==> flow/design.v <==
module float_adder(
    input   clk,
    input   rst,
    input   [31:0]  x,
    input   [31:0]  y,
    output  reg [31:0]  z,
    output  reg [1:0]   overflow, 
    output  reg done
);
    reg [24:0]  m_x, m_y, m_z;
    reg [7:0]   exp_x, exp_y, exp_z;
    reg [2:0]   state_now;
    reg sign_z;
    reg [31:0]  x_q, y_q;
    reg [24:0] out_x,out_y,mid_y,mid_x;
    reg [7:0] move_tot;
    reg [2:0] bigger;
    parameter start = 3'b000, zerocheck = 3'b001, equalcheck = 3'b010, addm = 3'b011, normal = 3'b100, over = 3'b110;
    always @(posedge clk) begin
        if(!rst)begin
            state_now <= start;
            done <= 1'b0;
        end
        else begin
        done <= 1'b0;
        case(state_now)
            start:
                begin
                    x_q <= x;
                    y_q <= y;
                    bigger <= 2'b00;
                    exp_x <= x[30:23];
                    exp_y <= y[30:23];
                    m_x <= {1'b0, 1'b1, x[22:0]};
                    m_y <= {1'b0, 1'b1, y[22:0]};
                    out_x <= 25'b0;
                    out_y <= 25'b0;
                    move_tot <= 8'b0;
                    mid_y<={24'b0,1'b1};
                    mid_x<={24'b0,1'b1};
                    if((x[30:23] == 8'd255 && x[22:0] != 0) || (y[30:23] == 8'd255 && y[22:0] != 0)) 
                        begin
                            overflow <= 2'b11;
                            state_now <= over;
                            sign_z <= 1'b1;
                            exp_z <= 8'b11111111;
                            m_z <= 23'b11111111111111111111111;
                        end
                    else if((x[30:23] == 8'd255 && x[22:0] == 0) || (y[30:23] == 8'd255 && y[22:0] == 0)) 
                        begin
                            overflow <= 2'b11;
                            state_now <= over;
                            sign_z <= 1'b0;
                            exp_z <= 8'b11111111;
                            m_z <= 23'b0;
                        end
                    else
                        begin
                            overflow <= 2'b00;
                            state_now <= zerocheck;
                        end
                end
            zerocheck:
                begin
                    if(m_x[22:0] == 23'b0 && exp_x == 8'b0)
                        begin
                            sign_z <= y_q[31];
                            exp_z <= exp_y;
                            m_z <= m_y;
                            state_now <= over;
                        end
                    else if(m_y[22:0] == 23'b0 && exp_y == 8'b0)
                        begin
                            sign_z <= x_q[31];
                            exp_z <= exp_x;
                            m_z <= m_x;
                            state_now <= over;
                        end
                    else
                        begin
                            state_now <= equalcheck;
                        end
                    if(m_x[22:0] != 23'b0 && exp_x == 8'b0)
                        begin
                            m_x <= {1'b0, 1'b0, x_q[22:0]};
                        end
                    if(m_y[22:0] != 23'b0 && exp_y == 8'b0)
                        begin
                            m_y <= {1'b0, 1'b0, y_q[22:0]};
                        end
                end
            equalcheck:
                begin
                    if(exp_x == exp_y)
                        begin
                            if(bigger == 2'b0)
                                begin
                                    state_now <= addm; 
                                end
                            else if(bigger == 2'b10)
                                begin
                                    if(out_y > mid_y)
                                        begin
                                            m_y <= m_y + 1'b1;
                                        end 
                                    else if(out_y < mid_y)
                                        begin
                                            m_y <= m_y;
                                        end
                                    else if(out_y == m_y)
                                        begin
                                            if(m_y[0] == 1)
                                                begin
                                                    m_y <= m_y + 1'b1;
                                                end
                                            else
                                                begin
                                                    m_y <= m_y;
                                                end
                                        end
                                    state_now <= addm;
                                end
                            else if(bigger == 2'b01)
                                begin
                                    if(out_x > mid_x)
                                        begin
                                            m_x <= m_x + 1'b1;
                                        end 
                                    else if(out_x < mid_x)
                                        begin
                                            m_x <= m_x;
                                        end
                                    else if(out_x == m_x)
                                        begin
                                            if(m_x[0] == 1)
                                                begin
                                                    m_x <= m_x + 1'b1;
                                                end
                                            else
                                                begin
                                                    m_x <= m_x;
                                                end
                                        end
                                    state_now <= addm;
                                end
                        end
                    else
                        begin
                            if(exp_x > exp_y)
                                begin
                                    bigger <= 2'b01;
                                    exp_y <= exp_y + 1'b1;
                                    m_y[23:0] <= {1'b0, m_y[23:1]};
                                    out_y[move_tot] <= m_y[0];
                                    mid_y <= {mid_y[23:0], mid_y[24]};
                                    move_tot <= move_tot + 1'b1;
                                    if(m_y == 24'b0) 
                                        begin
                                            sign_z <= x_q[31];
                                            exp_z <= exp_x;
                                            m_z <= m_x;
                                            state_now <= over;
                                        end
                                    else
                                        begin
                                            state_now <= equalcheck;
                                        end
                                end 
                            else
                                begin
                                    bigger <= 2'b10;
                                    exp_x <= exp_x + 1'b1;
                                    m_x[23:0] <= {1'b0, m_x[23:1]};
                                    out_x[move_tot] <= m_x[0];
                                    mid_x <= {mid_x[23:0], mid_x[24]};
                                    move_tot <= move_tot + 1'b1;
                                    if(m_x == 24'b0) 
                                        begin
                                            sign_z <= y_q[31];
                                            exp_z <= exp_y;
                                            m_z <= m_y;
                                            state_now <= over;
                                        end
                                    else
                                        begin
                                            state_now <= equalcheck;
                                        end
                                end
                        end
                end
            addm:
                begin
                    if(x_q[31] ^ y_q[31] == 1'b0)
                        begin
                            exp_z <= exp_x;
                            sign_z <= x_q[31];
                            m_z <= m_x + m_y;
                            state_now <= normal;
                        end 
                    else
                        begin
                            if(m_x > m_y)
                                begin
                                    exp_z <= exp_x;
                                    sign_z <= x_q[31];
                                    m_z <= m_x - m_y;
                                    state_now <= normal;
                                end
                            else if(m_x < m_y)
                                begin
                                    exp_z <= exp_y;
                                    sign_z <= y_q[31];
                                    m_z <= m_y - m_x;
                                    state_now <= normal;
                                end
                            else
                                begin
                                    sign_z <= 1'b0;
                                    exp_z <= 8'b0;
                                    m_z <= 23'b0;
                                    state_now <= over;
                                end
                        end
                end
            normal:
                begin
                    if(m_z[24] == 1'b1)
                        begin
                            if(m_z[0] == 1)
                                begin
                                    m_z <= m_z + 1'b1;
                                    m_z[0] <= 0;
                                    state_now <= normal;
                                end
                            else
                                begin
                                     m_z <= {1'b0, m_z[24:1]};
                                    exp_z <= exp_z + 1'b1;
                                    state_now <= over;
                                end
                        end 
                    else
                        begin
                            if(m_z[23] == 1'b0 && exp_z >= 1)
                                begin
                                    m_z <= {m_z[23:0], 1'b0};
                                    exp_z <= exp_z - 1'b1;
                                    state_now <= normal;
                                end 
                            else
                                begin
                                    state_now <= over;
                                end
                        end
                end
            over:
                begin
                    z <= {sign_z, exp_z[7:0], m_z[22:0]};
                    done <= 1'b1;
                    if(overflow)
                        begin
                            overflow <= overflow;
                            state_now <= start;
                        end
                    else if(exp_z == 8'd255)
                        begin
                            overflow <= 2'b01;
                            state_now <= start;
                        end
                    else if(exp_z == 8'd0 && m_z[22:0] != 23'b0)
                        begin
                            overflow <= 2'b10;
                            state_now <= start;
                        end
                    else
                        begin
                            overflow <= 2'b0;
                            state_now <= start;
                        end
                end
            default:
                begin
                    state_now <= start;
                end
        endcase    
        end
    end
endmodule
# From RTL to reports: float_adder
# What the tools print for float_adder, step after step.
# Lines are those of the file above, counted from 1.
# Library cell names are shortened.
# Not given: --
[inputs]
design = "float_adder"
clk_port = "clk"
library = "sky130hd"
lib_corner = "tt_025C_1v80"

# Word level
# Counts by Yosys on the flattened word-level netlist (proc, flatten, opt, wreduce; memories kept). Register bits leave out memories and registers merged into their read ports (data or address). Print and check cells are left out. Cells with the same type and inputs are merged into one.
[bits]
register_bits = 313
word_cells = 297
inputBits = 66
out_inout_bits = 35
[op_classes]
n_eq = 49
shift = 3
logic = 8
n_mux = 143
n_reduce_logical = 50
add_sub_neg = 12
cmp = 8
[op_table]
columns = ["op", "count"]
rows = [
  ["two-way mux 24 bit", 33],
  ["case mux 25 bit (select 2 bit)", 4],
  ["two-way mux 25 bit", 8],
  ["two-way mux 8 bit", 19],
  ["case mux 24 bit (select 3 bit)", 2],
  ["case mux 24 bit (select 5 bit)", 1],
  ["nonzero test 23 bit", 5],
  ["zero test 23 bit", 4],
  ["adder 25 x 1 -> 25 bit with constant B", 3],
  ["> comparator 25 bit", 3],
  ["< comparator 25 bit", 3],
  ["inequality test 3 bit with constant B", 18],
  ["variable shift 1 x 9 -> 25 bit", 2],
  ["subtractor 25 bit", 2],
  ["equality test 25 bit", 2],
  ["bitwise AND 25 bit", 2],
  ["OR 25 bit", 2],
  ["zero test 25 bit", 2],
  ["case mux 8 bit (select 2 bit)", 3],
  ["two-way mux 1 bit", 41],
  ["case mux 8 bit (select 5 bit)", 1],
  ["AND reduction 9 bit", 4],
  ["two-way mux 3 bit", 12],
  ["adder 8 x 1 -> 8 bit with constant B", 4],
  ["variable shift 1 x 9 -> 25 bit with constant A", 1],
  ["adder 25 bit", 1],
  ["inverter 25 bit", 1],
  ["inequality test 4 bit with constant B", 6],
]
# Not listed: further kinds 34, cells in them 84.

# Longest topological paths
# Longest topological path by Yosys (ltp), each cell counted once; first at word level (registers and memories cut), then after technology mapping (sequential cells cut; the memories' decode and read muxes count).
[logic_depth]
word_depth = 10
ABC_AREA = 0
mapped_depth = 14
ltp_nobuf = 13

# After synthesis
# Source: synth_stat.txt of the flow (Yosys; design flattened, memories mapped). It holds for the ABC_AREA given above (unset counts as 0); a run with the other value may have another netlist.
[by_type]
columns = ["type", "count", "type_area_um2"]
rows = [
  ["edfxtp_1", 290, 8.71E+03],
  ["ha_1", 147, 1.84E+03],
  ["xnor2_1", 129, 1.13E+03],
  ["nor2_1", 261, 979.69],
  ["a21oi_1", 166, 830.797],
  ["inv_1", 148, 555.533],
  ["o21ai_0", 107, 535.514],
  ["nand2_1", 136, 510.49],
  ["clkbuf_1", 131, 491.722],
  ["nand3_1", 81, 405.389],
  ["xor2_1", 44, 385.37],
  ["a221oi_1", 42, 367.853],
  ["mux2i_1", 33, 330.317],
  ["nand4_1", 52, 325.312],
  ["a21o_1", 39, 292.781],
  ["nor3_1", 53, 265.254],
  ["nor4_1", 42, 262.752],
  ["a221o_1", 23, 230.221],
]
# Other cell types: 60; their cells: 404.
[mapped]
ff_cells = 300
mapped_cells = 2328
seq_area_um2 = 8908.5
yosys_area_um2 = 21670.8

# Timing after synthesis
# Path of least setup slack by OpenSTA after synthesis, without wires, with an ideal clock, recovery checks aside; 20% of the period is set as input and as output delay. Where synthesis merged equal registers, the netlist keeps one of their names.
[synth_timing]
path_type = "register -> register"
from = "register exp_x[5]"
to = "register exp_y[0]"
path_buffers = 0
required_ps = 4437
setup_slack_ps = -1280
period_ps = 5000
path_delay_ps = 6280
arrival_ps = 5717
stages = 7
synth_period_reached_ps = 6280
# "path_delay_ps" is the arrival time less input delay plus setup time.
# "stages": output pins that drive a net of the path, with the launching flip-flop's if there is one; two outputs of one cell count as two.
# "synth_period_reached_ps" = period - worst setup slack (recovery checks aside). The figure is calculated, with input and output delays left at 20% of the set period.
# Between the ends stands the longest chain of elaborated cells between them, by number of cells; it is not shown to be the way that was timed. Of several equally long chains one is given.
# A line is the first line of the expression or statement that the cell stems from. Yosys adds cells for indexed reads and writes and turns some case tables into memories.
# The path ends at the enable pin of a flip-flop; only ways to that pin are counted.
[synth_via]
path_cell_list = "edfxtp_1 > ha_1 > nand4_1 > nor2_1 > nor2_1 > nand2b_1 > a21boi_0"
elab_chain_cells = 3
cone_cells = 5
cone_lines = 2
cone_classes = "compare (1); eq/ne (3); reduce/logical (1)"
[synth_rtl]
columns = ["element", "line_no", "text"]
rows = [
  ["from (decl)", 11, "reg [7:0]   exp_x, exp_y, exp_z;"],
  ["from (assign)", 32, "exp_x <= x[30:23];"],
  ["from (assign)", 172, "exp_x <= exp_x + 1'b1;"],
  ["> comparator 8 bit", 149, "if(exp_x > exp_y)"],
  ["inequality test 2 bit", "--", ""],
  ["AND reduction 4 bit", "--", ""],
  ["to (assign)", 33, "exp_y <= y[30:23];"],
  ["to (assign)", 152, "exp_y <= exp_y + 1'b1;"],
  ["to (decl)", 11, ""],
]

# Path in the finished layout
# Path of least setup slack in the final report of run 1 (OpenROAD, finished layout, wires in). Where an end is a register, its clock arrival counts in the times.
# The report prints the path's times to 10 ps; the period is as set.
[layout_timing]
path_type = "register -> register"
from = "register exp_x[5]"
to = "register m_z[12]"
setup_slack_ps = 420
required_ps = 5330
stages = 11
path_buffers = 2
period_ps = 5000
arrival_ps = 4910
# Between the ends stands the longest chain of elaborated cells between them, by number of cells; it is not shown to be the way that was timed. Of several equally long chains one is given.
# At most two assigning lines are given for a register; there are more.
# Ways into the end's enable are left out, as the timed path ends at the data pin.
[layout_via]
path_cell_list = "edfxtp_1 > ha_1 > nand4_1 > nor2_1 > nor2_2 > clkinv_2 > o311ai_4 > buf_2 > buf_2 > a221oi_1 > o211ai_1"
elab_chain_cells = 4
cone_cells = 8
cone_classes = "compare (1); eq/ne (1); mux (4); reduce/logical (2)"
[layout_rtl]
columns = ["element", "line_no", "text"]
rows = [
  ["from (decl)", 11, "reg [7:0]   exp_x, exp_y, exp_z;"],
  ["from (assign)", 32, "exp_x <= x[30:23];"],
  ["from (assign)", 172, "exp_x <= exp_x + 1'b1;"],
  ["> comparator 8 bit", 149, "if(exp_x > exp_y)"],
  ["two-way mux 24 bit", 149, ""],
  ["two-way mux 24 bit", 94, "if(exp_x == exp_y)"],
  ["case mux 24 bit (select 5 bit)", 26, "case(state_now)"],
  ["to (assign)", 69, "m_z <= m_y;"],
  ["to (assign)", 76, "m_z <= m_x;"],
  ["to (decl)", 10, "reg [24:0]  m_x, m_y, m_z;"],
]

# Settings and measured results of 3 stored flow runs for module float_adder (sky130hd), not sorted in any way. The constraints put input and output delay at 20% of the set period each and load the outputs with 0.01 pF.
# By "period_less_ws_ps" is meant the clock period of the run minus its worst setup slack. This is arithmetic on one report: input and output delays are still those of the set period (20% each).
# "worst_path_allowed_less_slack_ps": the worst setup path's part of the clock period (all of it between registers, 20% less for each end at a port) less its slack. A launch clock that arrives late makes it longer, a capture clock that arrives late makes it shorter.
# "totalPower_uw" rests on the timing tool's default activity at the inputs, not on a simulated workload.
# "worst_path_allowed_less_slack_ps" is known to 10 ps.

[[run]]
name = "run 1"
[run.settings]
CAP_MARGIN = 35
CORE_ASPECT_RATIO = 1.48
CORE_UTILIZATION = 54
CTS_CLUSTER_DIAMETER = 248
GPL_TIMING_DRIVEN = 0
MAX_ROUTING_LAYER = "met4"
PLACE_DENSITY_LB_ADDON = 0.07
SETUP_SLACK_MARGIN = 0.42
TNS_END_PERCENT = 95
period_ns = 5.0
CORE_MARGIN = 2
SLEW_MARGIN = 20
[run.results]
total_negative_slack_ps = 0
post_synth_area_um2 = 21670.8
totalPower_uw = 7258
total_die_area_um2 = 41781.2
holdWs_ps = 446
worst_path_allowed_less_slack_ps = 4580
timing.worst_path_kind = "register -> register"
finish.utilization_pct = 61.9
worst_setup_slack_ps = 423
final_cell_area_um2 = 24598.6
period_less_ws_ps = 4577

[[run]]
name = "run 2"
[run.settings]
CAP_MARGIN = 35
CORE_UTILIZATION = 54
GPL_TIMING_DRIVEN = 0
MAX_ROUTING_LAYER = "met4"
PLACE_DENSITY_LB_ADDON = 0.29
TNS_END_PERCENT = 35
period_ns = 5.0
CORE_MARGIN = 2
SLEW_MARGIN = 20
[run.results]
total_negative_slack_ps = -43
post_synth_area_um2 = 21670.8
totalPower_uw = 7671
total_die_area_um2 = 41748.7
holdWs_ps = 453
worst_path_allowed_less_slack_ps = 5040
timing.worst_path_kind = "register -> register"
finish.utilization_pct = 62.5
worst_setup_slack_ps = -36
final_cell_area_um2 = 24762.5
period_less_ws_ps = 5036

[[run]]
name = "run 3"
[run.settings]
ABC_AREA = 1
CORE_ASPECT_RATIO = 0.61
CORE_MARGIN = 2
CTS_CLUSTER_DIAMETER = 361
CTS_CLUSTER_SIZE = 70
GPL_TIMING_DRIVEN = 0
MIN_ROUTING_LAYER = "met2"
PLACE_DENSITY_LB_ADDON = 0.26
SETUP_SLACK_MARGIN = -0.13
period_ns = 2.49
CAP_MARGIN = 20
CORE_UTILIZATION = 40
SLEW_MARGIN = 20
[run.results]
outcome = "stopped before the end: routing reported GRT-0116"
